==> flow/design.v <==
module memory_controller( CLK_48MHZ,RESET,SRAM_STATUS,READ_CMD, GEIG_DATA, MAG_DATA
,READ_ADDRESS,READ_CHIP_SELECT,WRITE_ADDRESS,WRITE_CHIP_SELECT
,NEXT_READ,NEXT_WRITE,DATA_OUT,ADDRESS_OUT,CHIP_SELECT,CMD_OUT);
input CLK_48MHZ,RESET,SRAM_STATUS, READ_CMD;
input [79:0] GEIG_DATA;
input [79:0] MAG_DATA;
output [17:0] READ_ADDRESS;
output READ_CHIP_SELECT;
output [17:0] WRITE_ADDRESS;
output WRITE_CHIP_SELECT;
output NEXT_READ, NEXT_WRITE;
output [15:0] DATA_OUT;
output [17:0] ADDRESS_OUT;
output CHIP_SELECT;
output [1:0] CMD_OUT;
reg [79:0] geig_prev;
reg [79:0] geig_buffer;
parameter new_geig_cmd =2'b01;
parameter num_geig_cycles = 5;
reg [79:0] mag_prev;
reg [79:0] mag_buffer;
parameter new_mag_cmd =2'b10;
parameter num_mag_cycles = 5;
reg [79:0] data_buffer;
reg read_prev;
parameter new_read_cmd = 2'b11;
reg [7:0] schedule;
reg [2:0] num_cycles;
reg [2:0] write_count;
reg busy_hold;
reg next_write;
reg next_read;
reg [17:0] address_out;
reg chip_select;
reg [15:0] data_out;
reg [1:0] cmd_out;
assign NEXT_WRITE = next_write;
assign NEXT_READ = next_read;
assign CMD_OUT = cmd_out;
assign ADDRESS_OUT=address_out;
assign CHIP_SELECT=chip_select;
assign DATA_OUT = data_out;
reg [17:0] r_address;
reg r_chip_select;
reg [17:0] w_address;
reg w_chip_select;
assign READ_ADDRESS = r_address;
assign READ_CHIP_SELECT = r_chip_select;
assign WRITE_ADDRESS = w_address;
assign WRITE_CHIP_SELECT = w_chip_select;
always @(posedge CLK_48MHZ or negedge RESET)
begin
if (RESET==1'b0) begin
    schedule = 8'b00000000;
    busy_hold = 1'b0;
    write_count=4'b0000;
    next_write<=0;
    next_read<=0;
    cmd_out<=2'b00;
    num_cycles=0;
    address_out<=17'b0;
    chip_select<=1'b0;
    data_out<=0;
    mag_prev=80'b0;
    geig_prev=80'b0;
    geig_buffer=80'b0;
    mag_buffer=80'b0;
    data_buffer=80'b0;
    read_prev=1'b0;
    r_address<=18'b0;
    r_chip_select<=1'b0;
    w_address<=18'b0;
    w_chip_select<=1'b0;
end else begin
if (schedule[1:0] ==2'b00) begin
    schedule=schedule>>2;
end
if (geig_prev!=GEIG_DATA) begin
    geig_buffer = GEIG_DATA;
    geig_prev = GEIG_DATA;
    if (schedule[1:0] == 2'b00) begin
        schedule[1:0] = new_geig_cmd;
    end else if (schedule[3:2] ==2'b00) begin
        schedule[3:2] = new_geig_cmd;
    end else if (schedule[5:4] == 2'b00) begin
        schedule[5:4] = new_geig_cmd;
    end else begin
        schedule[7:6] = new_geig_cmd;
    end
end else begin
    geig_prev= GEIG_DATA;
end
if (mag_prev!=MAG_DATA) begin
    mag_buffer = MAG_DATA;
    mag_prev = MAG_DATA;
    if (schedule[1:0] == 2'b00) begin
        schedule[1:0] = new_mag_cmd;
    end else if (schedule[3:2] ==2'b00) begin
        schedule[3:2] = new_mag_cmd;
    end else if (schedule[5:4] == 2'b00) begin
        schedule[5:4] = new_mag_cmd;
    end else begin
        schedule[7:6] = new_mag_cmd;
    end
end else begin
    mag_prev=MAG_DATA;
end
if ((READ_CMD ==1'b1) && (read_prev ==1'b0) && (RESET==1'b1))begin
    read_prev=READ_CMD;
    if (schedule[1:0] == 2'b00) begin
        schedule[1:0] = new_read_cmd;
    end else if (schedule[3:2] ==2'b00) begin
        schedule[3:2] = new_read_cmd;
    end else if (schedule[5:4] == 2'b00) begin
        schedule[5:4] = new_read_cmd;
    end else begin
        schedule[7:6] = new_read_cmd;
    end
end else begin
    read_prev = READ_CMD;
end
if (((schedule[1:0] == new_geig_cmd) || (schedule[1:0] == new_mag_cmd)) && (RESET==1'b1)) begin
    if ((schedule[1:0] == new_geig_cmd) && (write_count==0)) begin
        num_cycles=num_geig_cycles;
        data_buffer[79:0] = geig_buffer;
    end else if ((schedule[1:0] == new_mag_cmd) && (write_count==0)) begin
        num_cycles = num_mag_cycles;
        data_buffer[79:0]=mag_buffer;
    end
    if (write_count<num_cycles) begin
        if ((busy_hold==1) && (SRAM_STATUS==1)) begin
            cmd_out<=2'b00;
        end
        if ((busy_hold==1'b1)&&(SRAM_STATUS==1'b0)) begin
            next_write<=1'b1;
            if (next_write==1'b0) begin
                if (w_address == 18'b111111111111111111) begin
                    w_address <= 18'b000000000000000000;
                    w_chip_select <= !w_chip_select;
                end else begin
                    w_address <= w_address+1;
                end
            end
            data_buffer = data_buffer >>16;
            busy_hold=1'b0;
            write_count=write_count+1;
        end else if ((SRAM_STATUS==1'b0) && (busy_hold==0)) begin
            next_write<=1'b0;
            cmd_out<=2'b10;
            address_out<=WRITE_ADDRESS;
            chip_select<=WRITE_CHIP_SELECT;
            data_out<=data_buffer[15:0];
            busy_hold=1'b1;
        end
    end else if (write_count==num_cycles) begin
        write_count=0;
        schedule=schedule>>2;
    end
end else if ((schedule[1:0]==new_read_cmd) && (RESET==1'b1)) begin
    if (READ_ADDRESS == WRITE_ADDRESS) begin 
        schedule=schedule>>2;
    end else begin
        if ((SRAM_STATUS==1'b1) && (busy_hold==1)) begin
            cmd_out<=2'b00;
        end    
        if ((SRAM_STATUS==1'b0) && (busy_hold==1)) begin
            next_read<=1'b1;
            if (next_read==1'b0) begin
                if (r_address == 18'b111111111111111111) begin
                    r_address <= 18'b000000000000000000;
                    r_chip_select <= !r_chip_select;
                end else begin
                    r_address <= r_address+1;
                end
            end
            busy_hold=0;
            schedule=schedule>>2;
        end else if ((SRAM_STATUS==1'b0) && (busy_hold==0)) begin
            next_read<=1'b0;
            cmd_out<=2'b01;
            address_out<=READ_ADDRESS;
            chip_select<=READ_CHIP_SELECT;
            busy_hold=1'b1;
        end
    end
end
end  
end
endmodule
module sram_interface(CLK_48MHZ,RESET,ADDRESS_IN,DATA_IN,CMD_IN, CHIP_SELECT,
SRAM_D_IN, SRAM_D_OUT, SRAM_D_OE,
SRAM_A0,SRAM_A1,SRAM_A2,SRAM_A3,SRAM_A4,SRAM_A5,SRAM_A6,SRAM_A7,SRAM_A8,SRAM_A9,SRAM_A10,SRAM_A11,
SRAM_A12,SRAM_A13, SRAM_A14, SRAM_A15, SRAM_A16, SRAM_A17,
SRAM_SRBS0,SRAM_SRBS1,SRAM_SRBS2,SRAM_SRBS3,SRAM_CE,SRAM_WE,SRAM_OE,
STATUS,DATA_READ);
input CLK_48MHZ, RESET;
input [17:0] ADDRESS_IN;
input CHIP_SELECT;
input [15:0] DATA_IN;
input [1:0] CMD_IN;
output SRAM_A0,SRAM_A1,SRAM_A2,SRAM_A3,SRAM_A4,SRAM_A5,SRAM_A6,SRAM_A7,SRAM_A8,SRAM_A9,SRAM_A10,SRAM_A11,
SRAM_A12, SRAM_A13, SRAM_A14, SRAM_A15, SRAM_A16, SRAM_A17;
output SRAM_SRBS0,SRAM_SRBS1,SRAM_SRBS2,SRAM_SRBS3,SRAM_CE,SRAM_WE,SRAM_OE;
output STATUS;
output [15:0] DATA_READ;
input [31:0] SRAM_D_IN;
output [15:0] SRAM_D_OUT;
output SRAM_D_OE;
wire SRAM_D0,SRAM_D1,SRAM_D2,SRAM_D3,SRAM_D4,SRAM_D5,SRAM_D6,SRAM_D7,SRAM_D8,SRAM_D9,SRAM_D10,SRAM_D11,
SRAM_D12,SRAM_D13,SRAM_D14,SRAM_D15,SRAM_D16,SRAM_D17,SRAM_D18,SRAM_D19,SRAM_D20,SRAM_D21,SRAM_D22,SRAM_D23,
SRAM_D24,SRAM_D25,SRAM_D26,SRAM_D27,SRAM_D28,SRAM_D29,SRAM_D30,SRAM_D31;
assign {SRAM_D31,SRAM_D30,SRAM_D29,SRAM_D28,SRAM_D27,SRAM_D26,SRAM_D25,SRAM_D24,
        SRAM_D23,SRAM_D22,SRAM_D21,SRAM_D20,SRAM_D19,SRAM_D18,SRAM_D17,SRAM_D16,
        SRAM_D15,SRAM_D14,SRAM_D13,SRAM_D12,SRAM_D11,SRAM_D10,SRAM_D9,SRAM_D8,
        SRAM_D7,SRAM_D6,SRAM_D5,SRAM_D4,SRAM_D3,SRAM_D2,SRAM_D1,SRAM_D0} = SRAM_D_IN;
reg [15:0] dout;     
reg [15:0] dread;    
reg [17:0] address;  
reg ce,we,oe,srbs0,srbs1,srbs2,srbs3;    
reg weVAL;                   
reg busy;                    
reg write_cycle;             
reg [3:0] write_counter;     
reg read_cycle;              
reg [3:0] read_counter;      
assign SRAM_A0 = address[0];
assign SRAM_A1 = address[1];
assign SRAM_A2 = address[2];
assign SRAM_A3 = address[3];
assign SRAM_A4 = address[4];
assign SRAM_A5 = address[5];
assign SRAM_A6 = address[6];
assign SRAM_A7 = address[7];
assign SRAM_A8 = address[8];
assign SRAM_A9 = address[9];
assign SRAM_A10 = address[10];
assign SRAM_A11 = address[11];
assign SRAM_A12 = address[12];
assign SRAM_A13 = address[13];
assign SRAM_A14 = address[14];
assign SRAM_A15 = address[15];
assign SRAM_A16 = address[16];
assign SRAM_A17 = address[17];
assign SRAM_D_OUT = dout;
assign SRAM_D_OE = weVAL;
assign DATA_READ[0] = dread[0];
assign DATA_READ[1] = dread[1];
assign DATA_READ[2] = dread[2];
assign DATA_READ[3] = dread[3];
assign DATA_READ[4] = dread[4];
assign DATA_READ[5] = dread[5];
assign DATA_READ[6] = dread[6];
assign DATA_READ[7] = dread[7];
assign DATA_READ[8] = dread[8];
assign DATA_READ[9] = dread[9];
assign DATA_READ[10] = dread[10];
assign DATA_READ[11] = dread[11];
assign DATA_READ[12] = dread[12];
assign DATA_READ[13] = dread[13];
assign DATA_READ[14] = dread[14];
assign DATA_READ[15] = dread[15];
assign SRAM_CE = ce;
assign SRAM_WE = we;
assign SRAM_OE = oe;
assign SRAM_SRBS0 = srbs0;
assign SRAM_SRBS1 = srbs1;
assign SRAM_SRBS2 = srbs2;
assign SRAM_SRBS3 = srbs3;
assign STATUS=busy;
always @(negedge CLK_48MHZ or negedge RESET)
begin
if (RESET==1'b0) begin
    dout = 16'b0;
    dread <= 16'b0;
    address = 18'b0;
    ce = 1'b0;
    we = 1'b1;
    oe = 1'b1;
    srbs0 = 1'b1;
    srbs1 = 1'b1;
    srbs2 = 1'b1;
    srbs3 = 1'b1;
    weVAL = 1'b0;
    write_cycle =1'b0;
    write_counter = 4'b0;
    read_counter = 4'b0;
    read_cycle = 1'b0;
    busy = 1'b0;
end else begin
    if (busy==0) begin
        if (CMD_IN==2) begin
            write_cycle=1;
        end else if (CMD_IN==1) begin
            read_cycle=1;
        end
    end
    if (write_cycle==1'b1) begin
        if (write_counter==0) begin
            busy=1'b1;
            address = ADDRESS_IN;
            if (CHIP_SELECT==1'b0) begin
                srbs0=1'b0;
                srbs1=1'b0;
                srbs2=1'b1;
                srbs3=1'b1;
            end else begin
                srbs0=1'b1;
                srbs1=1'b1;
                srbs2=1'b0;
                srbs3=1'b0;
            end
            oe=1'b1;
            we=1'b0;
            ce=1'b0;
            weVAL=1'b1;
            dout=DATA_IN;
            write_counter=write_counter+1;
        end else if (write_counter==1) begin
            srbs0=1'b1;
            srbs1=1'b1;
            srbs2=1'b1;
            srbs3=1'b1;
            oe=1'b1;
            we=1'b1;
            ce=1'b0;
            weVAL=1'b0;
            write_counter=0;
            write_cycle=1'b0;
            busy=1'b0;
        end
    end  
    if (read_cycle==1'b1) begin
        if (read_counter==0) begin
            busy=1'b1;
            address = ADDRESS_IN;  
            ce=1'b0;
            oe=1'b0;
            we=1'b1;
            if (CHIP_SELECT==1'b0) begin
                srbs0=1'b0;
                srbs1=1'b0;
                srbs2=1'b1;
                srbs3=1'b1;
            end else begin
                srbs0=1'b1;
                srbs1=1'b1;
                srbs2=1'b0;
                srbs3=1'b0;
            end
            read_counter=read_counter+1;
        end else if (read_counter==1) begin
            if (CHIP_SELECT==1'b0) begin
                dread[0]<=SRAM_D0;
                dread[1]<=SRAM_D1;
                dread[2]<=SRAM_D2;
                dread[3]<=SRAM_D3;
                dread[4]<=SRAM_D4;
                dread[5]<=SRAM_D5;
                dread[6]<=SRAM_D6;
                dread[7]<=SRAM_D7;
                dread[8]<=SRAM_D8;
                dread[9]<=SRAM_D9;
                dread[10]<=SRAM_D10;
                dread[11]<=SRAM_D11;
                dread[12]<=SRAM_D12;
                dread[13]<=SRAM_D13;
                dread[14]<=SRAM_D14;
                dread[15]<=SRAM_D15;
            end else begin
                dread[0]<=SRAM_D16;
                dread[1]<=SRAM_D17;
                dread[2]<=SRAM_D18;
                dread[3]<=SRAM_D19;
                dread[4]<=SRAM_D20;
                dread[5]<=SRAM_D21;
                dread[6]<=SRAM_D22;
                dread[7]<=SRAM_D23;
                dread[8]<=SRAM_D24;
                dread[9]<=SRAM_D25;
                dread[10]<=SRAM_D26;
                dread[11]<=SRAM_D27;
                dread[12]<=SRAM_D28;
                dread[13]<=SRAM_D29;
                dread[14]<=SRAM_D30;
                dread[15]<=SRAM_D31;
            end
            read_counter=read_counter+1;
        end else if (read_counter == 2) begin
            oe=1'b1;
            we=1'b1;
            srbs0=1'b1;
            srbs1=1'b1;
            srbs2=1'b1;
            srbs3=1'b1;
            ce=1'b0;
            read_cycle=1'b0;
            read_counter=0;
            busy=1'b0;
        end
    end  
end  
end  
endmodule
module sram_logger(
    input         CLK_48MHZ,
    input         RESET,           
    input         READ_CMD,
    input  [79:0] GEIG_DATA,
    input  [79:0] MAG_DATA,
    input  [31:0] SRAM_D_IN,
    output [17:0] SRAM_A,
    output [3:0]  SRAM_SRBS,
    output        SRAM_CE,
    output        SRAM_WE,
    output        SRAM_OE,
    output [15:0] SRAM_D_OUT,
    output        SRAM_D_OE,
    output [15:0] DATA_READ,
    output [17:0] W_ADDRESS,
    output        W_CHIP_SELECT,
    output [17:0] R_ADDRESS,
    output        R_CHIP_SELECT
);
wire        sram_status;
wire        chip_select;
wire [15:0] data_out;
wire [17:0] address_out;
wire [1:0]  cmd_out;
memory_controller memory_controller_0(
    .CLK_48MHZ         ( CLK_48MHZ ),
    .RESET             ( RESET ),
    .SRAM_STATUS       ( sram_status ),
    .READ_CMD          ( READ_CMD ),
    .GEIG_DATA         ( GEIG_DATA ),
    .MAG_DATA          ( MAG_DATA ),
    .READ_ADDRESS      ( R_ADDRESS ),
    .READ_CHIP_SELECT  ( R_CHIP_SELECT ),
    .WRITE_ADDRESS     ( W_ADDRESS ),
    .WRITE_CHIP_SELECT ( W_CHIP_SELECT ),
    .NEXT_READ         ( ),
    .NEXT_WRITE        ( ),
    .DATA_OUT          ( data_out ),
    .ADDRESS_OUT       ( address_out ),
    .CHIP_SELECT       ( chip_select ),
    .CMD_OUT           ( cmd_out )
);
sram_interface sram_interface_0(
    .CLK_48MHZ   ( CLK_48MHZ ),
    .RESET       ( RESET ),
    .ADDRESS_IN  ( address_out ),
    .DATA_IN     ( data_out ),
    .CMD_IN      ( cmd_out ),
    .CHIP_SELECT ( chip_select ),
    .SRAM_D_IN   ( SRAM_D_IN ),
    .SRAM_D_OUT  ( SRAM_D_OUT ),
    .SRAM_D_OE   ( SRAM_D_OE ),
    .SRAM_A0 ( SRAM_A[0] ),   .SRAM_A1 ( SRAM_A[1] ),   .SRAM_A2 ( SRAM_A[2] ),
    .SRAM_A3 ( SRAM_A[3] ),   .SRAM_A4 ( SRAM_A[4] ),   .SRAM_A5 ( SRAM_A[5] ),
    .SRAM_A6 ( SRAM_A[6] ),   .SRAM_A7 ( SRAM_A[7] ),   .SRAM_A8 ( SRAM_A[8] ),
    .SRAM_A9 ( SRAM_A[9] ),   .SRAM_A10 ( SRAM_A[10] ), .SRAM_A11 ( SRAM_A[11] ),
    .SRAM_A12 ( SRAM_A[12] ), .SRAM_A13 ( SRAM_A[13] ), .SRAM_A14 ( SRAM_A[14] ),
    .SRAM_A15 ( SRAM_A[15] ), .SRAM_A16 ( SRAM_A[16] ), .SRAM_A17 ( SRAM_A[17] ),
    .SRAM_SRBS0 ( SRAM_SRBS[0] ), .SRAM_SRBS1 ( SRAM_SRBS[1] ),
    .SRAM_SRBS2 ( SRAM_SRBS[2] ), .SRAM_SRBS3 ( SRAM_SRBS[3] ),
    .SRAM_CE ( SRAM_CE ),
    .SRAM_WE ( SRAM_WE ),
    .SRAM_OE ( SRAM_OE ),
    .STATUS  ( sram_status ),
    .DATA_READ ( DATA_READ )
);
endmodule
== Reports on sram_logger ==
What the tools print for sram_logger, step after step.
Lines are those of the file above, counted from 1.
Library cell names are shortened.
The mark - stands for no value.
Set-up
  top: sram_logger
  clock port: CLK_48MHZ
  standard-cell library: sky130hd
  timing corner: tt_025C_1v80

== Word level ==
Source: Yosys, flattened and elaborated, memories not mapped. Widths are those after wreduce. Registers that Yosys merges into a memory's read port (data or address) are not register bits. Print and check cells do not count. Equal cells are merged and count once.
Cells by class
  muxes and demuxes: 172
  equal/unequal tests: 17
  bitwise operators: 9
  reductions and logical operators: 44
  $lt $le $gt $ge: 1
  add/subtract/negate cells: 5
Operator list (number)
  80-bit 2-to-1 mux: 6
  18-bit 2-to-1 mux: 14
  80-bit inequality test: 2
  1-bit 2-to-1 mux: 104
  8-bit 2-to-1 mux: 10
  2-bit 2-to-1 mux: 21
  18-bit by 1-bit adder with 18-bit output (second input constant): 2
  18-bit equality test (second input constant): 2
  4-bit 2-to-1 mux: 8
  2-bit zero test: 10
  18-bit equality test: 1
  6-bit 2-to-1 mux: 3
  3-bit 2-to-1 mux: 6
  5-bit AND reduction: 3
  3-bit AND reduction: 4
  4-bit AND reduction: 3
  1-bit logical AND: 9
  1-bit inverter: 9
  2-bit nonzero test: 4
  4-bit by 1-bit adder with 4-bit output (second input constant): 2
  4-bit by 1-bit equality test with 1-bit output (second input constant): 2
  4-bit zero test: 2
  2-bit equality test (second input constant): 3
  2-bit AND reduction: 3
  6-bit AND reduction: 1
  2-bit by 1-bit equality test with 1-bit output (second input constant): 2
  2-bit inequality test (second input constant): 2
  4-bit by 2-bit equality test with 1-bit output (second input constant): 1
Other operator kinds: 8; their cells: 9.
Word-level totals
  register bits: 562
  output and inout port bits: 96
  word-level cells: 299

== Depth ==
Depth = most cells in a row (Yosys ltp): at word level without a register or memory, in the mapped netlist without a sequential cell, where the memories' decode and read muxes count.
Logic depth
  depth after elaboration: 26
  ABC_AREA: 1
  depth in mapped cells: 36

== Synthesis result ==
The flow's flattened synthesis, as Yosys stat reports it; memories are mapped. The netlist is that of the ABC_AREA named above (0 if unset); the other value can give another one.
Cells by type (number)
  dfrtp_1: 491
  nand2_1: 1172
  dfrtn_1: 63
  inv_1: 307
  o21ai_2: 117
  o21ai_0: 188
  nor2_1: 193
  xnor2_1: 70
  nand3_1: 113
  nand2_2: 57
  ha_1: 21
  o21ai_1: 48
  clkbuf_1: 56
  buf_4: 27
  mux2_2: 18
  xor2_1: 19
  dfstp_2: 6
  buf_12: 7
Other cell types: 36; their cells: 225.
Mapped netlist
  flip-flop cells: 560
  buffers: 145
  mapped area: 26593.0 um^2
  cells in the netlist: 3198

Hand-over note for sram_logger

6 stored runs of sram_logger in the flow (synthesis by Yosys, layout by OpenROAD, sky130hd cells), in arbitrary order. Constraints: input delay and output delay 20% of the set period each, output load 0.01 pF.
"total design power" rests on the timing tool's default activity at the inputs, not on a simulated workload.

==> run 1: settings <==
{ "ABC_AREA": 1, "CAP_MARGIN": 0, "CORE_MARGIN": 3, "CORE_UTILIZATION": 38, "CTS_CLUSTER_SIZE": 65, "GPL_TIMING_DRIVEN": 1, "HOLD_SLACK_MARGIN": 0.1, "MAX_ROUTING_LAYER": "met4", "PLACE_DENSITY": 0.52, "SLEW_MARGIN": 5, "TNS_END_PERCENT": 55, "period_ns": 5.02 }
==> run 1: results <==
utilization of the finished layout: 0.498
standard-cell area of the final layout: 34358.0 um^2
total design power: 12.875 mW
cell area after synthesis: 26593.0 um^2
full die area: 73191.9 um^2
setup slack of the worst path: 79 ps

==> run 2: settings <==
{ "ABC_AREA": 1, "CAP_MARGIN": 25, "CORE_MARGIN": 3, "CORE_UTILIZATION": 38, "CTS_CLUSTER_SIZE": 83, "GPL_TIMING_DRIVEN": 0, "HOLD_SLACK_MARGIN": 0.1, "MAX_ROUTING_LAYER": "met4", "PLACE_DENSITY": 0.52, "SLEW_MARGIN": 5, "TNS_END_PERCENT": 55, "period_ns": 5.02 }
==> run 2: results <==
utilization of the finished layout: 0.491
standard-cell area of the final layout: 33833.7 um^2
total design power: 12.616 mW
cell area after synthesis: 26593.0 um^2
full die area: 73191.9 um^2
setup slack of the worst path: 91 ps

==> run 3: settings <==
{ "ABC_AREA": 0, "CELL_PAD_IN_SITES_GLOBAL_PLACEMENT": 2, "CORE_MARGIN": 10, "CORE_UTILIZATION": 40, "GPL_TIMING_DRIVEN": 0, "MAX_ROUTING_LAYER": "met5", "MIN_ROUTING_LAYER": "met1", "TNS_END_PERCENT": 85, "period_ns": 6.05, "CAP_MARGIN": 20, "SLEW_MARGIN": 20 }
==> run 3: results <==
utilization of the finished layout: 0.516
standard-cell area of the final layout: 32519.9 um^2
total design power: 8.654 mW
cell area after synthesis: 25354.3 um^2
full die area: 73856.2 um^2
setup slack of the worst path: 131 ps

==> run 4: settings <==
{ "CORE_UTILIZATION": 40, "period_ns": 13.8, "CAP_MARGIN": 20, "CORE_MARGIN": 2, "SLEW_MARGIN": 20 }
==> run 4: results <==
utilization of the finished layout: 0.492
standard-cell area of the final layout: 30894.6 um^2
total design power: 3.666 mW
cell area after synthesis: 25354.3 um^2
full die area: 65415.7 um^2
setup slack of the worst path: 2416 ps

==> run 5: settings <==
{ "ABC_AREA": 0, "CELL_PAD_IN_SITES_DETAIL_PLACEMENT": 1, "CELL_PAD_IN_SITES_GLOBAL_PLACEMENT": 1, "CORE_ASPECT_RATIO": 1.23, "CORE_UTILIZATION": 67, "GPL_TIMING_DRIVEN": 0, "SLEW_MARGIN": 30, "period_ns": 10.5, "CAP_MARGIN": 20, "CORE_MARGIN": 2 }
==> run 5: results <==
no final report: placement broke off with GPL-0301

==> run 6: settings <==
{ "ABC_AREA": 1, "CAP_MARGIN": 35, "CELL_PAD_IN_SITES_GLOBAL_PLACEMENT": 2, "CORE_MARGIN": 5, "CORE_UTILIZATION": 72, "CTS_CLUSTER_DIAMETER": 168, "CTS_CLUSTER_SIZE": 31, "GPL_ROUTABILITY_DRIVEN": 0, "GPL_TIMING_DRIVEN": 0, "HOLD_SLACK_MARGIN": -0.06, "MAX_ROUTING_LAYER": "met4", "MIN_ROUTING_LAYER": "met1", "PLACE_DENSITY_LB_ADDON": 0.04, "SETUP_SLACK_MARGIN": 0.39, "TNS_END_PERCENT": 25, "period_ns": 11.5, "SLEW_MARGIN": 20 }
==> run 6: results <==
no final report: placement broke off with FLW-0024

End of note.
